==> flow/design.v <==
module SIGNAL_GENERATOR_ANALYZER_ONE_WIRE
(
	input CLK_100MHz,
	input rst,
	input  	MUAFR_MISO_P,
	input  	MUAFR_MISO_N,
	input 	enable_generate,
	output logic [11: 0] test_cnt_1,
	output logic [11: 0] test_cnt_0
);
localparam ITERATION = 1004; 
logic [3: 0] prev_MUAFR_MISO_P;
logic [3: 0] prev_MUAFR_MISO_N;
always @(posedge CLK_100MHz)
begin
	if (rst)
	begin
		prev_MUAFR_MISO_P <= 4'h0;
		prev_MUAFR_MISO_N <= 4'h0;
	end else
	begin
	prev_MUAFR_MISO_P[3] <= prev_MUAFR_MISO_P[2];
	prev_MUAFR_MISO_P[2] <= prev_MUAFR_MISO_P[1];
	prev_MUAFR_MISO_P[1] <= prev_MUAFR_MISO_P[0];
	prev_MUAFR_MISO_P[0] <= MUAFR_MISO_P;
	prev_MUAFR_MISO_N[3] <= prev_MUAFR_MISO_N[2];
	prev_MUAFR_MISO_N[2] <= prev_MUAFR_MISO_N[1];
	prev_MUAFR_MISO_N[1] <= prev_MUAFR_MISO_N[0];
	prev_MUAFR_MISO_N[0] <= MUAFR_MISO_N;
	end
end
logic [15: 0] cnt_analyzer;
logic [11: 0] cnt_skew_P;
logic [11: 0] cnt_skew_N;
always @(posedge CLK_100MHz)
begin
	if (rst)
	begin
		cnt_skew_P <= 0;
		cnt_skew_N <= 0;
		cnt_analyzer <= 0;
		test_cnt_1 <= 0;
		test_cnt_0 <= 0;
	end else
	if (enable_generate == 0)
		begin
			if ((~prev_MUAFR_MISO_P[2] & MUAFR_MISO_P) | (prev_MUAFR_MISO_P[2] & ~MUAFR_MISO_P))
				cnt_skew_P <= cnt_skew_P + 1;
			if ((~prev_MUAFR_MISO_N[2] & MUAFR_MISO_N) | (prev_MUAFR_MISO_N[2] & ~MUAFR_MISO_N))
				cnt_skew_N <= cnt_skew_N + 1;
			if (cnt_analyzer == (ITERATION - 2))
			begin
				cnt_skew_N <= 0;
				cnt_skew_P <= 0;
				test_cnt_1 <= cnt_skew_P;
				test_cnt_0 <= cnt_skew_N;
			end
			if (cnt_analyzer == ITERATION)
				cnt_analyzer <= 0;
			else
				cnt_analyzer <= cnt_analyzer + 1;
		end else
		begin
			cnt_skew_P <= 0;
			cnt_skew_N <= 0;
			cnt_analyzer <= 0;
		end
end
endmodule
module SIGNAL_GENERATOR_ANALYZER
(
	input CLK_100MHz,
	input rst,
	output logic [15:0] MUAFR_MOSI_P,
	output [15:0] MUAFR_MOSI_N,
	input  logic [15:0] MUAFR_MISO_P,
	input  logic [15:0] MUAFR_MISO_N,
	input enable_generate,
	output logic [15:0] status_wire,
	output [15:0] status_gen
);
logic kz;
logic kz_P;
logic kz_N;
logic [15: 0] status_gen_P;
logic [15: 0] status_gen_N;
assign status_gen [15: 0] = status_gen_P [15: 0] & status_gen_N [15: 0];
assign kz = kz_N & kz_P;
localparam cnt_ETALON_GEN_min = 20;
localparam cnt_ETALON_GEN_max = 250;
assign MUAFR_MOSI_N [15: 0]  = ~ MUAFR_MOSI_P [15: 0];
localparam ITERATION = 102;
logic [2: 0] prev_flag_signal_P;
logic [7: 0] cnt_kz_signal_P;
logic [7: 0] cnt_kz_signal_N;
logic [15: 0] fail;
logic [3: 0] j;
logic flag_signal_P;
logic [9: 0] cnt_true_channel [15: 0];
logic [9: 0] cnt_status_true;
wire [8:0] test_cnt_1 [15: 0];
wire [8:0] test_cnt_0 [15: 0];
genvar i;
generate
	for (i = 0; i < 16; i = i + 1)
	begin : generator
		wire [11:0] full_cnt_1;
		wire [11:0] full_cnt_0;
		SIGNAL_GENERATOR_ANALYZER_ONE_WIRE signal_generator_analyzer_one_wire
		(
			.CLK_100MHz(CLK_100MHz),
			.rst(rst),
			.enable_generate(enable_generate),
			.MUAFR_MISO_P(MUAFR_MISO_P[i]),
			.MUAFR_MISO_N(MUAFR_MISO_N[i]),
			.test_cnt_1(full_cnt_1),
			.test_cnt_0(full_cnt_0)
		);
		assign test_cnt_1[i] = full_cnt_1[8:0];
		assign test_cnt_0[i] = full_cnt_0[8:0];
	always @(posedge CLK_100MHz)
	if (rst)
		status_gen_P [i] <= 0;
	else if (enable_generate == 0)
		if ((test_cnt_1 [i] > cnt_ETALON_GEN_min - 1) & (test_cnt_1 [i] < cnt_ETALON_GEN_max + 1))
			status_gen_P [i] <= 1;
		else
			status_gen_P [i] <= 0;
	always @(posedge CLK_100MHz)
	if (rst)
		status_gen_N [i] <= 0;
	else if (enable_generate == 0)
		if ((test_cnt_0 [i] > cnt_ETALON_GEN_min - 1) & (test_cnt_0 [i] < cnt_ETALON_GEN_max + 1))
			status_gen_N [i] <= 1;
		else
			status_gen_N [i] <= 0;
	end
endgenerate
integer k;
always @(posedge CLK_100MHz)
begin
	if (rst)
	begin
		MUAFR_MOSI_P <= 16'h0;
		prev_flag_signal_P <= 3'b0;
		cnt_kz_signal_P <= 0;
		cnt_kz_signal_N <= 0;
		kz_P <= 0;
		kz_N <= 0;
		fail <= 16'hFFFF;
		j <= 0;
		flag_signal_P <= 1;
		for (k = 0; k < 16; k = k + 1)
			cnt_true_channel [k] <= 0;
		cnt_status_true <= 0;
		status_wire <= 16'h0;
	end else
	if (enable_generate == 1)
	begin
		if (flag_signal_P == 1)		 
		begin
			if (prev_flag_signal_P [0] != flag_signal_P)
			begin
				MUAFR_MOSI_P [15: 0] <= 16'h0;
			end else
			begin
				MUAFR_MOSI_P [j] <= ((cnt_status_true  < (ITERATION - 6)) & (cnt_status_true >= 0)) ? 1 : 0;
			end
		end	else
		begin
			if (prev_flag_signal_P [0] != flag_signal_P)
			begin
				MUAFR_MOSI_P [15: 0] <= 16'hFFFF;
			end else
			begin
				MUAFR_MOSI_P [j] <= ((cnt_status_true  < (ITERATION - 6)) & (cnt_status_true >= 0)) ? 0 : 1;
			end
		end
		prev_flag_signal_P [2] <= prev_flag_signal_P [1];
		prev_flag_signal_P [1] <= prev_flag_signal_P [0];
		prev_flag_signal_P [0] <= flag_signal_P;
		if (cnt_status_true  == (ITERATION - 3))  
		begin
			j <= j + 1;
			cnt_status_true <= 0;
			if (j == 15)
				flag_signal_P <= flag_signal_P + 1;
			if (fail[j] == 0)
				status_wire [j] <= 1;
			else
				status_wire [j] <= 0;
		end else
			cnt_status_true <= cnt_status_true + 1;
		if ((cnt_status_true  == (ITERATION - 4)) & (flag_signal_P == 0))  
			if ((cnt_true_channel [j] > (ITERATION >> 1)) & (cnt_true_channel [j] < (ITERATION << 1)) & (kz == 1))
				fail[j] <= 0;
			else
				fail[j] <= 1;
		if ((cnt_status_true  > (ITERATION - 7)) & (flag_signal_P == 0))  
			if (cnt_kz_signal_P > (ITERATION - 15))
				kz_P <= 1;
			else
				kz_P <= 0;
		if ((cnt_status_true  > (ITERATION - 7)) & (flag_signal_P == 0))	 
			if (cnt_kz_signal_N > (ITERATION - 15))
				kz_N <= 1;
			else
				kz_N <= 0;
		if (cnt_status_true  == (ITERATION - 4))  
			cnt_true_channel [j] <= 0;
		else
			if ((MUAFR_MISO_P [j] == flag_signal_P) & (MUAFR_MISO_N [j] != flag_signal_P))
				cnt_true_channel [j] <= cnt_true_channel [j] + 1;
		if (cnt_status_true  == (ITERATION - 4))  
			cnt_kz_signal_P <= 0;
		else
			if (((MUAFR_MISO_P [0] == MUAFR_MISO_P [j]) + (MUAFR_MISO_P [1] == MUAFR_MISO_P [j]) + (MUAFR_MISO_P [2] == MUAFR_MISO_P [j]) + (MUAFR_MISO_P [3] == MUAFR_MISO_P [j]) + (MUAFR_MISO_P [4] == MUAFR_MISO_P [j]) + (MUAFR_MISO_P [5] == MUAFR_MISO_P [j]) + (MUAFR_MISO_P [6] == MUAFR_MISO_P [j]) + (MUAFR_MISO_P [7] == MUAFR_MISO_P [j]) + (MUAFR_MISO_P [8] == MUAFR_MISO_P [j]) + (MUAFR_MISO_P [9] == MUAFR_MISO_P [j]) + (MUAFR_MISO_P [10] == MUAFR_MISO_P [j]) + (MUAFR_MISO_P [11] == MUAFR_MISO_P [j]) + (MUAFR_MISO_P [12] == MUAFR_MISO_P [j]) + (MUAFR_MISO_P [13] == MUAFR_MISO_P [j])) == 1)
				cnt_kz_signal_P <= cnt_kz_signal_P + 1;
		if (cnt_status_true  == (ITERATION - 3)) 
			cnt_kz_signal_N <= 0;
		else
			if (((MUAFR_MISO_N [0] == MUAFR_MISO_N [j]) + (MUAFR_MISO_N [1] == MUAFR_MISO_N [j]) + (MUAFR_MISO_N [2] == MUAFR_MISO_N [j]) + (MUAFR_MISO_N [3] == MUAFR_MISO_N [j]) + (MUAFR_MISO_N [4] == MUAFR_MISO_N [j]) + (MUAFR_MISO_N [5] == MUAFR_MISO_N [j]) + (MUAFR_MISO_N [6] == MUAFR_MISO_N [j]) + (MUAFR_MISO_N [7] == MUAFR_MISO_N [j]) + (MUAFR_MISO_N [8] == MUAFR_MISO_N [j]) + (MUAFR_MISO_N [9] == MUAFR_MISO_N [j]) + (MUAFR_MISO_N [10] == MUAFR_MISO_N [j]) + (MUAFR_MISO_N [11] == MUAFR_MISO_N [j]) + (MUAFR_MISO_N [12] == MUAFR_MISO_N [j]) + (MUAFR_MISO_N [13] == MUAFR_MISO_N [j])) > 13)
				cnt_kz_signal_N <= cnt_kz_signal_N + 1;
		end else
		begin
			j <= 0;
			cnt_true_channel [j] <= 0;
			cnt_status_true <= 0;
			flag_signal_P <= 0;
			MUAFR_MOSI_P <= 16'h0;
		end
end
endmodule
# == Reports on SIGNAL_GENERATOR_ANALYZER ==
# What the tools print for SIGNAL_GENERATOR_ANALYZER, step after step.
# Line numbers count from 1 in the design file above.
# Operators: Yosys type, input widths -> output width; for muxes data width and select width s.
# Library cell names are shortened.
# A cell with -- has no value.
# setup
design,SIGNAL_GENERATOR_ANALYZER
clock,CLK_100MHz
library,sky130hd
pvt_corner,tt_025C_1v80

# == Word level ==
# Counts by Yosys on the flattened word-level netlist (proc, flatten, opt, wreduce). Print and check cells are left out. Cells with the same type and inputs are merged into one.
# Memory sizes are those after Yosys's memory passes, which may raise the word count (mostly to a power of two), join words into wider ones and drop unused or constant bits.
# bits
inputBits,35
reg_bits,1138
output_inout_bits,64
memories,1
ramBits,160
word_cells,788
# mem_list
memory,size,word_bits,line_no,rtl
cnt_true_channel,16,10,99,logic [9: 0] cnt_true_channel [15: 0];
# op_classes
reduce_and_logical,58
n_mux,66
addsub,81
n_shift,7
n_cmp,72
equal,69
n_logic,215
# op_table
operator,n
$eq 16x10->1 const B,32
$add 12x1->12 const B,32
$gt 9x5->1 const B,32
$lt 9x8->1 const B,32
$add 16x1->16 const B,16
$and 1x1->1,103
$reduce_or 3->1,33
$or 16x16->16,6
$mux 16,5
$not 1->1,66
$and 16x16->16,4
$mux 10,6
$mux 1,49
$shiftx 16x4->1,3
$reduce_and 2->1,22
$or 1x1->1,34
$shift 1x5->16,2
$shift 1x5->16 const A,2
$not 16->16,2
$mux 8,4
$eq 1x1->1,29
$add 13x1->14,2
$add 12x1->13,2
$add 11x1->12,2
$add 10x1->11,2
$add 10x1->10 const B,2
$eq 10x7->1 const B,2
$add 9x1->10,2
# Not listed: further kinds 26, cells in them 40.

# == Logic depth ==
# Yosys ltp: most cells in a row. Word level: on the elaborated netlist, between registers, memories and ports. Mapped: between sequential cells and ports; inverters and the memories' decode and read muxes count.
# depth
word_depth,18
abc_area,1
ltp_mapped,32
ltp_nobuf,29

# == Synthesis result ==
# Source: synth_stat.txt of the flow (Yosys; design flattened, memories mapped). It holds for the ABC_AREA given above (unset counts as 0); a run with the other value may have another netlist.
# Totals and module areas in this step are rounded.
# by_type
cell,n,type_area_um2
dfxtp_1,1046,2.09E+04
edfxtp_1,160,4.8E+03
inv_1,1056,3.96E+03
a21oi_1,675,3378.24
nor2_1,829,3.11E+03
nand2_1,813,3.05E+03
o21ai_0,580,2.9E+03
nand3_1,272,1.36E+03
ha_1,103,1.29E+03
nor3_1,243,1.22E+03
nand4_1,149,932.144
xor2_1,99,867.082
nor3b_1,83,623.098
clkbuf_1,161,604.33
o21a_1,75,563.04
or2_2,68,425.408
nor4_1,42,262.752
fa_1,12,240.23
# Other cell types: 31; their cells: 251.
# synth_totals
stdcells,6717
seqArea_um2,25700
flip_flops,1206
buf_cells,210
area_um2,52300

# == Path before layout ==
# Source: OpenSTA report_checks on the synthesized netlist (no wires, ideal clock, input and output delay 20% of the period each), path of least setup slack; recovery checks are left aside. Register names are those of the netlist, which keeps one name where synthesis merged equal registers.
# synth_path
kind,input to register
from,input MUAFR_MISO_P[10]
to,register cnt_kz_signal_P[7]
arrival_ps,6630
setup_time_ps,119
stages,28
slack_ps,3252
required_ps,9881
n_path_buf,1
input_delay_ps,2000
delay_ps,4749
t_first_pin_ps,2000
clock_period_ps,10000
synth_period_reached_ps,6748
# "delay_ps" = arrival - input delay + setup time.
# "stages": output pins that drive a net of the path, with the launching flip-flop's if there is one; two outputs of one cell count as two.
# "synth_period_reached_ps" = period - worst setup slack (recovery checks aside). The figure is calculated, with input and output delays left at 20% of the set period.
# Between the ends stands the longest chain of elaborated cells between them, by number of cells; it is not shown to be the way that was timed. Of several equally long chains one is given.
# A line is the first line of the expression or statement that the cell stems from. Yosys adds cells for indexed reads and writes and turns some case tables into memories.
# A register here has more assigning lines than the two given.
# synth_between
cell_sequence,inv_1 > a21oi_1 > o21ai_1 > nand2_1 > nand2_1 > nand2_1 > nor2_2 > buf_1 > xor2_1 > ha_1 > inv_1 > fa_1 > fa_1 > inv_1 > fa_1 > ha_1 > inv_1 > fa_1 > nand4_1 > nor2_1 > nand2_1 > nand2_1 > nand4_1 > nor2_1 > nand2_1 > nor2_1 > xnor2_1 > nor2_1
elab_chain_len,18
cone_cells,33
cone_classes,add/sub (13); eq/ne (15); shift (1); mux (2); reduce/logical (2)
# synth_rtl
item,line_no,rtl
start: declaration,76,"input logic [15:0] MUAFR_MISO_P,"
$shiftx 16x4->1,217,if (((MUAFR_MISO_P [0] == MUAFR_MISO_P [j]) + (MUAFR_MISO_P [1] == MUAFR_MISO_P [j]) + (MUAFR_MISO_P [2] == MU ...
$eq 1x1->1,217,
$add 1x1->2,217,
$add 2x1->3,217,
$add 3x1->4,217,
$add 4x1->5,217,
$add 5x1->6,217,
[... 4 more ...],--,
$add 10x1->11,217,
$add 11x1->12,217,
$add 12x1->13,217,
$add 13x1->14,217,
$eq 14x1->1,217,
$mux 8,217,
$mux 8,214,if (cnt_status_true == (ITERATION - 4))
end: assignment,215,cnt_kz_signal_P <= 0;
end: assignment,218,cnt_kz_signal_P <= cnt_kz_signal_P + 1;
end: declaration,94,logic [7: 0] cnt_kz_signal_P;

# == Timing after layout ==
# Path of least setup slack in the final report of record 1 (OpenROAD, finished layout, wires in). Where an end is a register, its clock arrival counts in the times.
# The path's times are printed in steps of 10 ps; the period is the one set.
# layout_path
kind,input to register
from,input MUAFR_MISO_N[6]
to,register cnt_kz_signal_N[3]
stages,24
clock_period_ps,10200
setup_time_ps,110
t_first_pin_ps,2040
required_ps,10830
input_delay_ps,2040
n_path_buf,3
arrival_ps,8590
slack_ps,2240
# Between the ends stands the longest chain of elaborated cells between them, by number of cells; it is not shown to be the way that was timed. Of several equally long chains one is given.
# A register here has more assigning lines than the two given.
# layout_between
cell_sequence,clkdlybuf4s50_1 > inv_1 > nand2_1 > nand3_1 > nand2_1 > nand2_1 > nand2_1 > nor2_2 > buf_1 > xor2_1 > ha_1 > inv_1 > fa_1 > fa_1 > fa_1 > inv_1 > nand2_1 > fa_1 > xor2_1 > nor3_1 > nand2_1 > buf_2 > a21oi_1 > nor2_1
elab_chain_len,18
cone_cells,33
cone_classes,add/sub (13); compare (1); eq/ne (14); shift (1); mux (2); reduce/logical (2)
# layout_rtl
item,line_no,rtl
start: declaration,77,"input logic [15:0] MUAFR_MISO_N,"
$shiftx 16x4->1,222,if (((MUAFR_MISO_N [0] == MUAFR_MISO_N [j]) + (MUAFR_MISO_N [1] == MUAFR_MISO_N [j]) + (MUAFR_MISO_N [2] == MU ...
$eq 1x1->1,222,
$add 1x1->2,222,
$add 2x1->3,222,
$add 3x1->4,222,
$add 4x1->5,222,
$add 5x1->6,222,
[... 4 more ...],--,
$add 10x1->11,222,
$add 11x1->12,222,
$add 12x1->13,222,
$add 13x1->14,222,
$gt 14x4->1,222,
$mux 8,222,
$mux 8,219,if (cnt_status_true == (ITERATION - 3))
end: assignment,220,cnt_kz_signal_N <= 0;
end: assignment,223,cnt_kz_signal_N <= cnt_kz_signal_N + 1;
end: declaration,95,logic [7: 0] cnt_kz_signal_N;

Wiki page: SIGNAL_GENERATOR_ANALYZER / flow data

Stored flow runs of SIGNAL_GENERATOR_ANALYZER (3 of them; Yosys, OpenROAD, sky130hd). They differ in their settings and are not a sequence. Constraints: input delay and output delay 20% of the set period each, output load 0.01 pF.
"clock_period_reached_ps": clock period set for the run, less the worst setup slack. It is reckoned from that one timing run; input and output delays stay at 20% of the period that was set.
"critical_path_time_ps" means the part of the period allowed to the worst setup path (the constraints hold back 20% at inputs and 20% at outputs) less its slack; where the path has registers, the arrival times of their clocks count too.
"power_total_mw" is the tool's figure for a default switching activity; nothing was simulated.
"critical_path_time_ps" is given in steps of 10 ps.
The results are shown rounded.

Record 1, flow files:
==> flow/run.sh <==
#!/bin/bash
# the make line also repeats the synthesis and layout settings of config.mk as NAME=value (left out here)
make -C /OpenROAD-flow-scripts/flow DESIGN_CONFIG=/design/flow/config.mk WORK_HOME=/design/flow/orfs CLKGATE_MAP_FILE= finish
==> flow/config.mk <==
export PLATFORM = sky130hd
export DESIGN_NAME = SIGNAL_GENERATOR_ANALYZER
export DESIGN_NICKNAME = SIGNAL_GENERATOR_ANALYZER
export VERILOG_FILES = /design/flow/design.v
export SDC_FILE = /design/flow/constraint.sdc
export NUM_CORES = 4
export LEC_CHECK = 0
export ABC_AREA = 1
export CAP_MARGIN = 20
export CELL_PAD_IN_SITES_GLOBAL_PLACEMENT = 1
export CORE_MARGIN = 7
export CORE_UTILIZATION = 40
export GPL_TIMING_DRIVEN = 0
export SLEW_MARGIN = 20
export TNS_END_PERCENT = 70
==> flow/constraint.sdc <==
create_clock -name core_clock -period 10.2 [get_ports {CLK_100MHz}]
set_input_delay 2.0400 -clock core_clock [delete_from_list [all_inputs] [get_ports {CLK_100MHz}]]
set_output_delay 2.0400 -clock core_clock [all_outputs]
set_load 0.01 [all_outputs]

==> results of record 1, as CSV <==
result,value
finish.utilization_pct,46.5
dieArea_um2,141000
setup_worst_slack_ps,2240
clock_period_reached_ps,7961
post_synth_area_um2,52300
layout_stdcell_area_um2,60300
critical_path_time_ps,5920
worst_path_kind,"input to register"
final_hold_ws_ps,391
final_setup_tns_ps,0
power_total_mw,10.7

Record 2, flow files:
==> flow/run.sh <==
#!/bin/bash
# the make line also repeats the synthesis and layout settings of config.mk as NAME=value (left out here)
make -C /OpenROAD-flow-scripts/flow DESIGN_CONFIG=/design/flow/config.mk WORK_HOME=/design/flow/orfs CLKGATE_MAP_FILE= finish
==> flow/config.mk <==
export PLATFORM = sky130hd
export DESIGN_NAME = SIGNAL_GENERATOR_ANALYZER
export DESIGN_NICKNAME = SIGNAL_GENERATOR_ANALYZER
export VERILOG_FILES = /design/flow/design.v
export SDC_FILE = /design/flow/constraint.sdc
export NUM_CORES = 4
export LEC_CHECK = 0
export CAP_MARGIN = 20
export CORE_MARGIN = 2
export CORE_UTILIZATION = 40
export SLEW_MARGIN = 20
==> flow/constraint.sdc <==
create_clock -name core_clock -period 8.12 [get_ports {CLK_100MHz}]
set_input_delay 1.6240 -clock core_clock [delete_from_list [all_inputs] [get_ports {CLK_100MHz}]]
set_output_delay 1.6240 -clock core_clock [all_outputs]
set_load 0.01 [all_outputs]

==> results of record 2, as CSV <==
result,value
power_total_mw,12.9
post_synth_area_um2,50900
finish.utilization_pct,46.2
setup_worst_slack_ps,1190
final_setup_tns_ps,0
dieArea_um2,130000
critical_path_time_ps,5310
worst_path_kind,"input to register"
layout_stdcell_area_um2,58200
final_hold_ws_ps,434
clock_period_reached_ps,6932

Record 3, flow files:
==> flow/run.sh <==
#!/bin/bash
# the make line also repeats the synthesis and layout settings of config.mk as NAME=value (left out here)
make -C /OpenROAD-flow-scripts/flow DESIGN_CONFIG=/design/flow/config.mk WORK_HOME=/design/flow/orfs CLKGATE_MAP_FILE= finish
==> flow/config.mk <==
export PLATFORM = sky130hd
export DESIGN_NAME = SIGNAL_GENERATOR_ANALYZER
export DESIGN_NICKNAME = SIGNAL_GENERATOR_ANALYZER
export VERILOG_FILES = /design/flow/design.v
export SDC_FILE = /design/flow/constraint.sdc
export NUM_CORES = 4
export LEC_CHECK = 0
export ABC_AREA = 1
export CAP_MARGIN = 20
export CELL_PAD_IN_SITES_GLOBAL_PLACEMENT = 3
export CORE_MARGIN = 7
export CORE_UTILIZATION = 40
export CTS_CLUSTER_SIZE = 53
export GPL_ROUTABILITY_DRIVEN = 1
export GPL_TIMING_DRIVEN = 0
export MIN_ROUTING_LAYER = met2
export SETUP_SLACK_MARGIN = 0.46
export SLEW_MARGIN = 20
export TNS_END_PERCENT = 70
==> flow/constraint.sdc <==
create_clock -name core_clock -period 5.73 [get_ports {CLK_100MHz}]
set_input_delay 1.1460 -clock core_clock [delete_from_list [all_inputs] [get_ports {CLK_100MHz}]]
set_output_delay 1.1460 -clock core_clock [all_outputs]
set_load 0.01 [all_outputs]

==> results of record 3, as CSV <==
result,value
critical_path_time_ps,4140
worst_path_kind,"input to register"
finish.utilization_pct,46.9
power_total_mw,19.1
final_hold_ws_ps,382
setup_worst_slack_ps,444
post_synth_area_um2,52300
clock_period_reached_ps,5286
layout_stdcell_area_um2,60800
dieArea_um2,141000
final_setup_tns_ps,0
